==> flow/design.v <==
module adder #(parameter N = 64)
					(input logic [N-1:0] a, b,
					output logic [N-1:0] y);
	assign y = a + b;
endmodule
module alu (input logic [63:0] a, input logic [63:0] b, input logic [3:0] ALUControl,
				output logic [63:0] result, output logic zero);
	always_comb begin
		casez(ALUControl)
			4'b0000: result = a & b;
			4'b0001: result = a | b;
			4'b0010: result = a + b;
			4'b0110: result = a - b;
			4'b0111: result = b;
			default : result = 64'b1;
		endcase
		zero = result === '0 ? '1 : '0;
	end
endmodule
module aludec (input  logic [10:0] funct,  
					input  logic [1:0]  aluop,  
					output logic [3:0] alucontrol);  				
	always_comb
		if (aluop == 2'b00) alucontrol = 4'b0010;			 
		else if (aluop == 2'b01) alucontrol = 4'b0111; 	 
		else if((aluop == 2'b10)  & (funct == 11'b10001011000)) alucontrol = 4'b0010;	 
		else if((aluop == 2'b10)  & (funct == 11'b11001011000)) alucontrol = 4'b0110;	 
		else if((aluop == 2'b10)  & (funct == 11'b10001010000)) alucontrol = 4'b0000;	 
		else if((aluop == 2'b10)  & (funct == 11'b10101010000)) alucontrol = 4'b0001;	 
		else if((aluop == 2'b10)  & (funct == 11'b10010001000 || funct == 11'b10010001001)) alucontrol = 4'b0010;  
		else if((aluop == 2'b10)  & (funct == 11'b11010001000 || funct == 11'b11010001001)) alucontrol = 4'b0110;  
		else alucontrol = 4'b0000;
endmodule
module maindec(
    input logic [10:0] Op,
    output logic Reg2Loc, 
    output logic ALUSrc, 
    output logic MemtoReg, 
    output logic RegWrite, 
    output logic MemRead, 
    output logic MemWrite, 
    output logic Branch,
    output logic [1:0] ALUOp
);
    always_comb begin
        casez (Op)
            11'b111_1100_0010: {Reg2Loc, ALUSrc, MemtoReg, RegWrite, MemRead, MemWrite, Branch, ALUOp} = 9'b011110000; 
            11'b111_1100_0000: {Reg2Loc, ALUSrc, MemtoReg, RegWrite, MemRead, MemWrite, Branch, ALUOp} = 9'b110001000;
            11'b101_1010_0???: {Reg2Loc, ALUSrc, MemtoReg, RegWrite, MemRead, MemWrite, Branch, ALUOp} = 9'b100000101;
            11'b100_0101_1000, 
            11'b110_0101_1000, 
            11'b100_0101_0000, 
            11'b101_0101_0000: {Reg2Loc, ALUSrc, MemtoReg, RegWrite, MemRead, MemWrite, Branch, ALUOp} = 9'b000100010;
				11'b100_1000_100?,
				11'b110_1000_100?: {Reg2Loc, ALUSrc, MemtoReg, RegWrite, MemRead, MemWrite, Branch, ALUOp} = 9'b010100010;
            default: {Reg2Loc, ALUSrc, MemtoReg, RegWrite, MemRead, MemWrite, Branch, ALUOp} = 9'b000000000;
        endcase
    end
endmodule
module controller(input logic [10:0] instr,
						output logic [3:0] AluControl,						
						output logic reg2loc, regWrite, AluSrc, Branch,
											memtoReg, memRead, memWrite);
	logic [1:0] AluOp_s;
	maindec 	decPpal 	(.Op(instr), 
							.Reg2Loc(reg2loc), 
							.ALUSrc(AluSrc), 
							.MemtoReg(memtoReg), 
							.RegWrite(regWrite), 
							.MemRead(memRead), 
							.MemWrite(memWrite), 
							.Branch(Branch), 
							.ALUOp(AluOp_s));	
	aludec 	decAlu 	(.funct(instr), 
							.aluop(AluOp_s), 
							.alucontrol(AluControl));
endmodule
module flopr #(parameter N = 64) (input logic clk,
					input logic reset,
					input logic [N-1:0] d,
					output logic [N-1:0] q);
			always_ff @(posedge clk, posedge reset)
				if (reset) q <= 4'b0;
				else q <= d;
endmodule
module mux2 #(parameter N = 64)
				(input logic [N-1:0] d0, d1,
				input logic s,
				output logic [N-1:0] y);
	assign y = s ? d1 : d0;
endmodule
module sl2 #(parameter N = 64)
				(input logic [N-1:0] a,					
				output logic [N-1:0] y);
	assign y[0] = 1'b0;
	assign y[1] = 1'b0;
	assign y[63:2] = a[61:0];
endmodule
module signext(input logic [31:0] a, output logic [63:0] y);
	always_comb
		casez(a[31:21])
			11'b11111000010,  
			11'b11111000000:  
				y = {{55{a[20]}}, a[20:12]};  
			11'b10110100???:  
				y = {{45{a[23]}}, a[23:5]};  
			11'b100_1000_100?, 11'b110_1000_100?:  
				y = {{52{a[21]}}, a[21:10]};  
			default: y = 0;
		endcase
endmodule
module regfile(input logic clk, input logic we3, input logic [4:0] ra1,
					input logic [4:0] ra2, input logic [4:0] wa3, input logic [63:0] wd3,
					output logic [63:0] rd1, output logic [63:0] rd2);
	logic [63:0] registers [0:30];
	always @(*) begin
	  rd1 <= (ra1 == 5'd31) ? 64'd0 : registers[ra1];
	  rd2 <= (ra2 == 5'd31) ? 64'd0 : registers[ra2];
	end
	always_ff @(posedge clk) begin
	  if (we3 == 1 && wa3 != 5'd31) begin
			registers[wa3] <= wd3;
	  end
	end
endmodule
module fetch #(parameter N = 64)(input logic PCSrc_F,clk,reset,
					input logic [N-1:0] PCBranch_F,
					output logic [N-1:0] imem_addr_F);
	logic [N-1:0] add_out;
	logic [N-1:0] mux2_out;
	mux2 #(N) mux(add_out, PCBranch_F, PCSrc_F, mux2_out);
	flopr #(N) pc(clk, reset, mux2_out, imem_addr_F);
	adder #(N) add(imem_addr_F, N'('d4), add_out);
endmodule
module decode #(parameter N = 64)
					(input logic regWrite_D, reg2loc_D, clk,
					input logic [N-1:0] writeData3_D,
					input logic [31:0] instr_D,
					output logic [N-1:0] signImm_D, readData1_D, readData2_D, 
					input logic [4:0] wa3_D);  
	logic [4:0] ra2;			
	mux2 	#(5) 	ra2mux	(.d0(instr_D[20:16]), .d1(instr_D[4:0]), .s(reg2loc_D), .y(ra2));
	regfile 		registers(.clk(clk), .we3(regWrite_D), .ra1(instr_D[9:5]), .ra2(ra2), .wa3(wa3_D), 
								 .wd3(writeData3_D), .rd1(readData1_D), .rd2(readData2_D));
	signext 		ext		(.a(instr_D), .y(signImm_D));	
endmodule
module execute #(parameter N = 64)  
(
					input logic AluSrc,
					input logic [3:0] AluControl,
					input logic [N-1:0] PC_E, signImm_E, readData1_E, readData2_E,
					output logic [N-1:0] PCBranch_E, aluResult_E, writeData_E,
					output logic zero_E
	);
	logic [N-1:0] MUX_out;
	logic [N-1:0] sl2_out;
	sl2 sl2(signImm_E,sl2_out);
	mux2 mux(readData2_E, signImm_E, AluSrc, MUX_out);
	adder adder(PC_E,sl2_out,PCBranch_E);
	alu alu(readData1_E,MUX_out,AluControl,aluResult_E, zero_E);
	assign writeData_E = readData2_E;
endmodule
module memory 	(input logic Branch_M, zero_M,					
					output logic PCSrc_M);
	assign PCSrc_M = Branch_M & zero_M;
endmodule
module writeback #(parameter N = 64)
					(input logic [N-1:0] aluResult_W, DM_readData_W,
					input logic memtoReg,
					output logic [N-1:0] writeData3_W);					
	mux2 #(64) MtoRmux (.d0(aluResult_W), .d1(DM_readData_W), .s(memtoReg), .y(writeData3_W));
endmodule
module datapath #(parameter N = 64)
					(input logic reset, clk,
					input logic reg2loc,									
					input logic AluSrc,
					input logic [3:0] AluControl,
					input logic	Branch,
					input logic memRead,
					input logic memWrite,
					input logic regWrite,	
					input logic memtoReg,									
					input logic [31:0] IM_readData,
					input logic [N-1:0] DM_readData,
					output logic [N-1:0] IM_addr, DM_addr, DM_writeData,
					output logic DM_writeEnable, DM_readEnable );					
	logic PCSrc;
	logic [N-1:0] PCBranch_E, aluResult_E, writeData_E, writeData3; 
	logic [N-1:0] signImm_D, readData1_D, readData2_D;
	logic zero_E;
	logic [95:0] qIF_ID;
	logic [270:0] qID_EX;
	logic [202:0] qEX_MEM;
	logic [134:0] qMEM_WB;
	fetch 	#(64) 	FETCH 	(.PCSrc_F(PCSrc),
										.clk(clk),
										.reset(reset),
										.PCBranch_F(qEX_MEM[197:134]),
										.imem_addr_F(IM_addr));								
	flopr 	#(96)		IF_ID 	(.clk(clk),
										.reset(reset), 
										.d({IM_addr, IM_readData}),
										.q(qIF_ID));
	decode 	#(64) 	DECODE 	(.regWrite_D(qMEM_WB[134]),
										.reg2loc_D(reg2loc), 
										.clk(clk),
										.writeData3_D(writeData3),
										.instr_D(qIF_ID[31:0]), 
										.signImm_D(signImm_D), 
										.readData1_D(readData1_D),
										.readData2_D(readData2_D),
										.wa3_D(qMEM_WB[4:0]));				
	flopr 	#(271)	ID_EX 	(.clk(clk),
										.reset(reset), 
										.d({AluSrc, AluControl, Branch, memRead, memWrite, regWrite, memtoReg,	
											qIF_ID[95:32], signImm_D, readData1_D, readData2_D, qIF_ID[4:0]}),
										.q(qID_EX));	
	execute 	#(64) 	EXECUTE 	(.AluSrc(qID_EX[270]),
										.AluControl(qID_EX[269:266]),
										.PC_E(qID_EX[260:197]), 
										.signImm_E(qID_EX[196:133]), 
										.readData1_E(qID_EX[132:69]), 
										.readData2_E(qID_EX[68:5]), 
										.PCBranch_E(PCBranch_E), 
										.aluResult_E(aluResult_E), 
										.writeData_E(writeData_E), 
										.zero_E(zero_E));											
	flopr 	#(203)	EX_MEM 	(.clk(clk),
										.reset(reset), 
										.d({qID_EX[265:261], PCBranch_E, zero_E, aluResult_E, writeData_E, qID_EX[4:0]}),
										.q(qEX_MEM));	
	memory				MEMORY	(.Branch_M(qEX_MEM[202]), 
										.zero_M(qEX_MEM[133]), 
										.PCSrc_M(PCSrc));
	assign DM_writeData = qEX_MEM[68:5];
	assign DM_addr = qEX_MEM[132:69];
	assign DM_writeEnable = qEX_MEM[200];
	assign DM_readEnable = qEX_MEM[201];
	flopr 	#(135)	MEM_WB 	(.clk(clk),
										.reset(reset), 
										.d({qEX_MEM[199:198], qEX_MEM[132:69],	DM_readData, qEX_MEM[4:0]}),
										.q(qMEM_WB));
	writeback #(64) 	WRITEBACK (.aluResult_W(qMEM_WB[132:69]), 
										.DM_readData_W(qMEM_WB[68:5]), 
										.memtoReg(qMEM_WB[133]), 
										.writeData3_W(writeData3));		
endmodule
module processor_arm #(parameter N = 64)
							(input logic CLOCK_50, reset,
							output logic [N-1:0] IM_addr,
							input  logic [31:0] IM_readData,
							output logic [N-1:0] DM_writeData, DM_addr,
							output logic DM_writeEnable, DM_readEnable,
							input  logic [N-1:0] DM_readData);
	logic [31:0] q;
	logic [3:0] AluControl;
	logic reg2loc, regWrite, AluSrc, Branch, memtoReg, memRead, memWrite;
	logic [10:0] instr;
	assign q = IM_readData;
	controller 		c 			(.instr(instr), 
									.AluControl(AluControl), 
									.reg2loc(reg2loc), 
									.regWrite(regWrite), 
									.AluSrc(AluSrc), 
									.Branch(Branch),
									.memtoReg(memtoReg), 
									.memRead(memRead), 
									.memWrite(memWrite));
	datapath #(64) dp 		(.reset(reset), 
									.clk(CLOCK_50), 
									.reg2loc(reg2loc), 
									.AluSrc(AluSrc), 
									.AluControl(AluControl), 
									.Branch(Branch), 
									.memRead(memRead),
									.memWrite(memWrite), 
									.regWrite(regWrite), 
									.memtoReg(memtoReg), 
									.IM_readData(q), 
									.DM_readData(DM_readData), 
									.IM_addr(IM_addr), 
									.DM_addr(DM_addr), 
									.DM_writeData(DM_writeData), 
									.DM_writeEnable(DM_writeEnable), 
									.DM_readEnable(DM_readEnable));				
	flopr #(11)		IF_ID_TOP(.clk(CLOCK_50),
									.reset(reset), 
									.d(q[31:21]), 
									.q(instr));
endmodule
Step by step through the tools: processor_arm
Tool output for the design above, in the order of the flow. Line numbers count from 1 in the design file above. Operators carry their Yosys type and port widths (W data, S select, Z words). Library cell names are shortened. A cell with - has no value.

Top: processor_arm. Clock input: CLOCK_50. Standard-cell library: sky130hd. Library corner: tt_025C_1v80.

Word-level counts
Yosys after proc, flatten, opt, wreduce and memory -nomap, before mapping. Enables and synchronous resets that opt folds into registers are not counted as muxes. Memory bits, and registers merged into a memory's read port (data or address), are not among the register bits. Print and check cells are not counted. Equal cells are merged and count once. Yosys's memory passes give these memory sizes; they may raise the number of words (mostly to a power of two), join words into wider ones and drop unused or constant bits.

For output and inout port bits the number is 194. Under memories stands 1. Cells after elaboration: 78. For memory bits (writable) the number is 1984. The figure for bits of input ports is 98. For bits in registers the number is 780.

Memories: dp.DECODE.registers.registers (words 31, width 64, rd ports 2, write ports 1, line 115) `logic [63:0] registers [0:30];`.

The figure for eq/ne operators is 28. The entry for reduce/logical cells reads 9. Multiplexer cells: 21. The figure for add/subtract/negate cells is 4. For bitwise operators the number is 9.

Operator list (count): $mux W64 (6); $pmux W64 S5 (1); $pmux W64 S3 (1); $eq A11 B11 Y1 const B (12); $add A64 B64 Y64 (2); $eqx A64 B1 Y1 const B (1); $add A64 B3 Y64 const B (1); $sub A64 B64 Y64 (1); $and A64 B64 Y64 (1); $or A64 B64 Y64 (1); $pmux W9 S5 (1); $eq A10 B10 Y1 const B (4); $mux W3 (8); $eq A8 B8 Y1 const B (2); $eq A5 B5 Y1 const B (2); $mux W5 (2); $eq A4 B3 Y1 const B (2); $and A1 B1 Y1 (7); $reduce_or A2 Y1 (3); $ne A5 B5 Y1 const B (1); $eq A4 B1 Y1 const B (1); $eq A4 B2 Y1 const B (1); $logic_not A4 Y1 (1); $reduce_or A4 Y1 (1); $logic_or A1 B1 Y1 (2); $eq A2 B1 Y1 const B (1); $eq A2 B2 Y1 const B (1); $logic_not A2 Y1 (1).

Not listed: further kinds 2, cells in them 3.

Depth
Yosys ltp: most cells in a row. Word level: on the elaborated netlist, between registers, memories and ports. Mapped: between sequential cells and ports; inverters and the memories' decode and read muxes count.

Under word-level depth stands 13. The entry for ABC_AREA reads 0. The figure for gate-level depth with buffers is 30. Mapped depth without buffers: 27.

Synthesis result
Yosys stat after the flow's synthesis: flattened, memories mapped to cells. It holds for the ABC_AREA given above (unset counts as 0); a run with the other value may have another netlist. The area totals of this step are shown rounded.

Cells by type: edfxtp_1 (count 1984, total area 5.96E+04 µm²); dfrtp_1 (count 721, total area 1.8E+04 µm²); mux4_2 (count 576, total area 1.3E+04 µm²); nand2_1 (count 2265, total area 8.5E+03 µm²); a311oi_1 (count 386, total area 3.38E+03 µm²); nand3_1 (count 577, total area 2887.77 µm²); clkbuf_1 (count 613, total area 2.3E+03 µm²); ha_1 (count 128, total area 1.6E+03 µm²); a21oi_1 (count 315, total area 1.58E+03 µm²); mux2i_1 (count 157, total area 1.57E+03 µm²); nor2_1 (count 391, total area 1.47E+03 µm²); and3_1 (count 218, total area 1.36E+03 µm²); o21ai_0 (count 258, total area 1.29E+03 µm²); xnor2_1 (count 124, total area 1.09E+03 µm²); a31oi_1 (count 155, total area 969.68 µm²); buf_4 (count 128, total area 960.922 µm²); mux2_2 (count 81, total area 912.125 µm²); xor2_1 (count 94, total area 823.29 µm²).

Other cell types: 71; their cells: 949.

For synthesis area the number is 128000 µm². Under mapped cells stands 10120. For mapped flip-flops the number is 2705. The entry for buffers reads 855. Under area of sequential cells stands 77600 µm².

The figures by module come from a second, unflattened synthesis with its own total; it is not the netlist above.

The figure for cell total of the unflattened synthesis is 8426. For area total of the unflattened synthesis the number is 132000 µm².

Rows give one instance, submodules left out.

Modules: regfile (instances 1, area 91900 µm², cells 4879, seq. area 59600 µm²); alu (instances 1, area 7500 µm², cells 1120, seq. area 0.0 µm²); flopr #(N=271) (instances 1, area 6790 µm², cells 272, seq. area 6780 µm²); flopr #(N=203) (instances 1, area 5080 µm², cells 204, seq. area 5080 µm²); adder #(N=64) (instances 1, area 3900 µm², cells 579, seq. area 0.0 µm²); adder (instances 1, area 3900 µm², cells 579, seq. area 0.0 µm²); flopr #(N=135) (instances 1, area 3380 µm², cells 136, seq. area 3380 µm²); flopr #(N=96) (instances 1, area 2410 µm², cells 97, seq. area 2400 µm²); mux2 #(N=64) (instances 2, area 1080 µm², cells 71, seq. area 0.0 µm²); flopr #(N=64) (instances 1, area 1610 µm², cells 65, seq. area 1600 µm²); mux2 (instances 1, area 1080 µm², cells 71, seq. area 0.0 µm²); signext (instances 1, area 751 µm², cells 97, seq. area 0.0 µm²); sl2 (instances 1, area 484 µm², cells 65, seq. area 0.0 µm²); execute #(N=64) (instances 1, area 480 µm², cells 64, seq. area 0.0 µm²).

Modules not listed: 11.

Timing after synthesis
Path of least setup slack by OpenSTA after synthesis, without wires, with an ideal clock, recovery checks aside; 20% of the period is set as input and as output delay. Where synthesis merged equal registers, the netlist keeps one of their names.

Path kind: flip-flop to flip-flop. Start: register dp.ID_EX.q[270]. End: register dp.EX_MEM.q[133]. Path delay: 7.572 ns. The figure for library setup time is 0.096 ns. For clock period the number is 10.0 ns. The entry for stages reads 31. For slack the number is 2.428 ns. Under required time stands 9.904 ns. The figure for buffers on the path is 3. For data arrival time the number is 7.476 ns. For time at the first pin the number is 0.000 ns. The figure for synthesis period reached is 7.572 ns.

"path delay" = arrival - input delay + setup time. "stages": output pins that drive a net of the path, with the launching flip-flop's if there is one; two outputs of one cell count as two. "synthesis period reached" is the clock period less the worst setup slack; recovery checks do not enter. This is arithmetic on one report: input and output delays are still those of the set period (20% each). Between the ends stands the longest chain of elaborated cells between them, by number of cells; it is not shown to be the way that was timed. Of several equally long chains one is given. A line is the first line of the expression or statement that the cell stems from. Yosys adds cells for indexed reads and writes and turns some case tables into memories.

Cells stage by stage: dfrtp_1 -> buf_6 -> buf_2 -> mux2_2 -> inv_1 -> ha_1 -> o21ai_0 -> o21bai_1 -> nor4_2 -> and3_1 -> nand3_1 -> nand3b_1 -> or4_1 -> nor3_1 -> o2111ai_1 -> nand2_1 -> xor2_1 -> ha_1 -> clkbuf_1 -> a21o_1 -> a21o_1 -> a221oi_1 -> o21ai_0 -> a2111oi_0 -> o31ai_1 -> xnor2_1 -> a221o_1 -> or4b_1 -> or4_1 -> or4_1 -> nor4_2. Cells in the longest elaborated chain: 5. Elaborated cells between the ends (all ways): 8. Source lines of those cells: 7. Those cells by class: add/sub: 2; eq/ne: 1; mux: 3; logic: 2.

RTL lines, path after synthesis: start, declared (line 81) `output logic [N-1:0] q);`; start, assigned (line 83) `if (reset) q <= 4'b0;`; start, assigned (line 84) `else q <= d;`; $mux W64 (line 90) `assign y = s ? d1 : d0;`; $sub A64 B64 Y64 (line 13) `4'b0110: result = a - b;`; $pmux W64 S5 (line 9) `casez(ALUControl)`; $eqx A64 B1 Y1 (line 17) `zero = result === '0 ? '1 : '0;`; $mux W1 (line 17); end, assigned (line 83); end, assigned (line 84); end, declared (line 81).

Some nets on the timed path still bear RTL names; the line given drives or declares the net.

Nets with RTL names, path after synthesis (line): dp.EXECUTE.alu.result[63] (9).

Path in the finished layout
Path of least setup slack in the final report of run 1 (OpenROAD, finished layout, wires in). Where an end is a register, its clock arrival counts in the times.

Path kind: flip-flop to flip-flop. Start: register dp.ID_EX.q[270]. End: register dp.EX_MEM.q[133]. Under required time stands 10.80 ns. The figure for library setup time is 0.10 ns. For time at the first pin the number is 0.92 ns. The figure for buffers on the path is 1. For slack the number is 0.67 ns. For clock period the number is 10.0 ns. The entry for stages reads 28. For data arrival time the number is 10.13 ns.

Between the ends stands the longest chain of elaborated cells between them, by number of cells; it is not shown to be the way that was timed. Of several equally long chains one is given.

Cells stage by stage: dfrtp_4 -> mux2_2 -> inv_1 -> ha_1 -> o21ai_0 -> o21bai_1 -> nor4_2 -> buf_4 -> and3_1 -> nand3_1 -> nand3b_1 -> or4_1 -> nor2_1 -> a31o_2 -> xnor2_1 -> ha_1 -> a21oi_1 -> o21ai_0 -> a221oi_1 -> o21ai_0 -> a2111oi_1 -> o31ai_1 -> xnor2_1 -> a221o_1 -> or4b_1 -> or4_1 -> or4_1 -> nor4_2. Cells in the longest elaborated chain: 5. Elaborated cells between the ends (all ways): 8. Source lines of those cells: 7. Those cells by class: add/sub: 2; eq/ne: 1; mux: 3; logic: 2.

RTL lines, path post-layout: start, declared (line 81) `output logic [N-1:0] q);`; start, assigned (line 83) `if (reset) q <= 4'b0;`; start, assigned (line 84) `else q <= d;`; $mux W64 (line 90) `assign y = s ? d1 : d0;`; $sub A64 B64 Y64 (line 13) `4'b0110: result = a - b;`; $pmux W64 S5 (line 9) `casez(ALUControl)`; $eqx A64 B1 Y1 (line 17) `zero = result === '0 ? '1 : '0;`; $mux W1 (line 17); end, assigned (line 83); end, assigned (line 84); end, declared (line 81).

Some nets on the timed path still bear RTL names; the line given drives or declares the net.

Nets with RTL names, path post-layout (line): dp.EXECUTE.alu.result[63] (9).

Memo
Re: implementation data of processor_arm

processor_arm through Yosys and OpenROAD on sky130hd: 2 stored runs, unordered, with their settings and measured results. The constraints put input and output delay at 20% of the set period each and load the outputs with 0.01 pF. "clock period reached" means the clock period less the worst setup slack. The figure is calculated, with input and output delays left at 20% of the set period. "time used up by the worst setup path" = time allowed to the worst setup path (clock period - input delay - output delay, where it has them) - its slack; a late launch clock adds to it, a late capture clock takes from it. By "total power of the final layout" is meant OpenSTA's value without simulated activity: inputs other than the clock are taken to toggle once in ten clock periods, and the tool carries that through the logic. Results are given in rounded form.

Files of run 1:
==> flow/run.sh <==
#!/bin/bash
# the make line also repeats the synthesis and layout settings of config.mk as NAME=value (left out here)
make -C /OpenROAD-flow-scripts/flow DESIGN_CONFIG=/design/flow/config.mk WORK_HOME=/design/flow/orfs CLKGATE_MAP_FILE= finish
==> flow/config.mk <==
export PLATFORM = sky130hd
export DESIGN_NAME = processor_arm
export DESIGN_NICKNAME = processor_arm
export VERILOG_FILES = /design/flow/design.v
export SDC_FILE = /design/flow/constraint.sdc
export NUM_CORES = 4
export LEC_CHECK = 0
export CAP_MARGIN = 20
export CORE_MARGIN = 2
export CORE_UTILIZATION = 40
export SLEW_MARGIN = 20
==> flow/constraint.sdc <==
create_clock -name core_clock -period 10.0 [get_ports {CLOCK_50}]
set_input_delay 2.0000 -clock core_clock [delete_from_list [all_inputs] [get_ports {CLOCK_50}]]
set_output_delay 2.0000 -clock core_clock [all_outputs]
set_load 0.01 [all_outputs]

Results of run 1. The measured lowest setup slack is 0.669 ns. The Yosys chip area after synthesis stands at 128000 µm². For the utilization of the finished layout the run shows 45.5 %. The total negative slack stands at 0.000 ns. The die footprint reads 324000 µm². The total power of the final layout reads 30200 µW. The time used up by the worst setup path stands at 9.33 ns. Kind of the worst setup path: flip-flop to flip-flop. The standard-cell area of the final layout reads 145000 µm². The worst hold slack in the final report stands at 0.337 ns. The clock period reached reads 9.331 ns.

Files of run 2:
==> flow/run.sh <==
#!/bin/bash
# the make line also repeats the synthesis and layout settings of config.mk as NAME=value (left out here)
make -C /OpenROAD-flow-scripts/flow DESIGN_CONFIG=/design/flow/config.mk WORK_HOME=/design/flow/orfs CLKGATE_MAP_FILE= finish
==> flow/config.mk <==
export PLATFORM = sky130hd
export DESIGN_NAME = processor_arm
export DESIGN_NICKNAME = processor_arm
export VERILOG_FILES = /design/flow/design.v
export SDC_FILE = /design/flow/constraint.sdc
export NUM_CORES = 4
export LEC_CHECK = 0
export CAP_MARGIN = 20
export CORE_MARGIN = 2
export CORE_UTILIZATION = 34
export CTS_CLUSTER_DIAMETER = 219
export CTS_CLUSTER_SIZE = 75
export GPL_ROUTABILITY_DRIVEN = 1
export GPL_TIMING_DRIVEN = 0
export MAX_ROUTING_LAYER = met4
export MIN_ROUTING_LAYER = met2
export PLACE_DENSITY = 0.85
export SETUP_SLACK_MARGIN = -0.13
export SLEW_MARGIN = 20
export TNS_END_PERCENT = 40
==> flow/constraint.sdc <==
create_clock -name core_clock -period 5.65 [get_ports {CLOCK_50}]
set_input_delay 1.1300 -clock core_clock [delete_from_list [all_inputs] [get_ports {CLOCK_50}]]
set_output_delay 1.1300 -clock core_clock [all_outputs]
set_load 0.01 [all_outputs]

Outcome of run 2: incomplete, routing halted on GRT-0232.
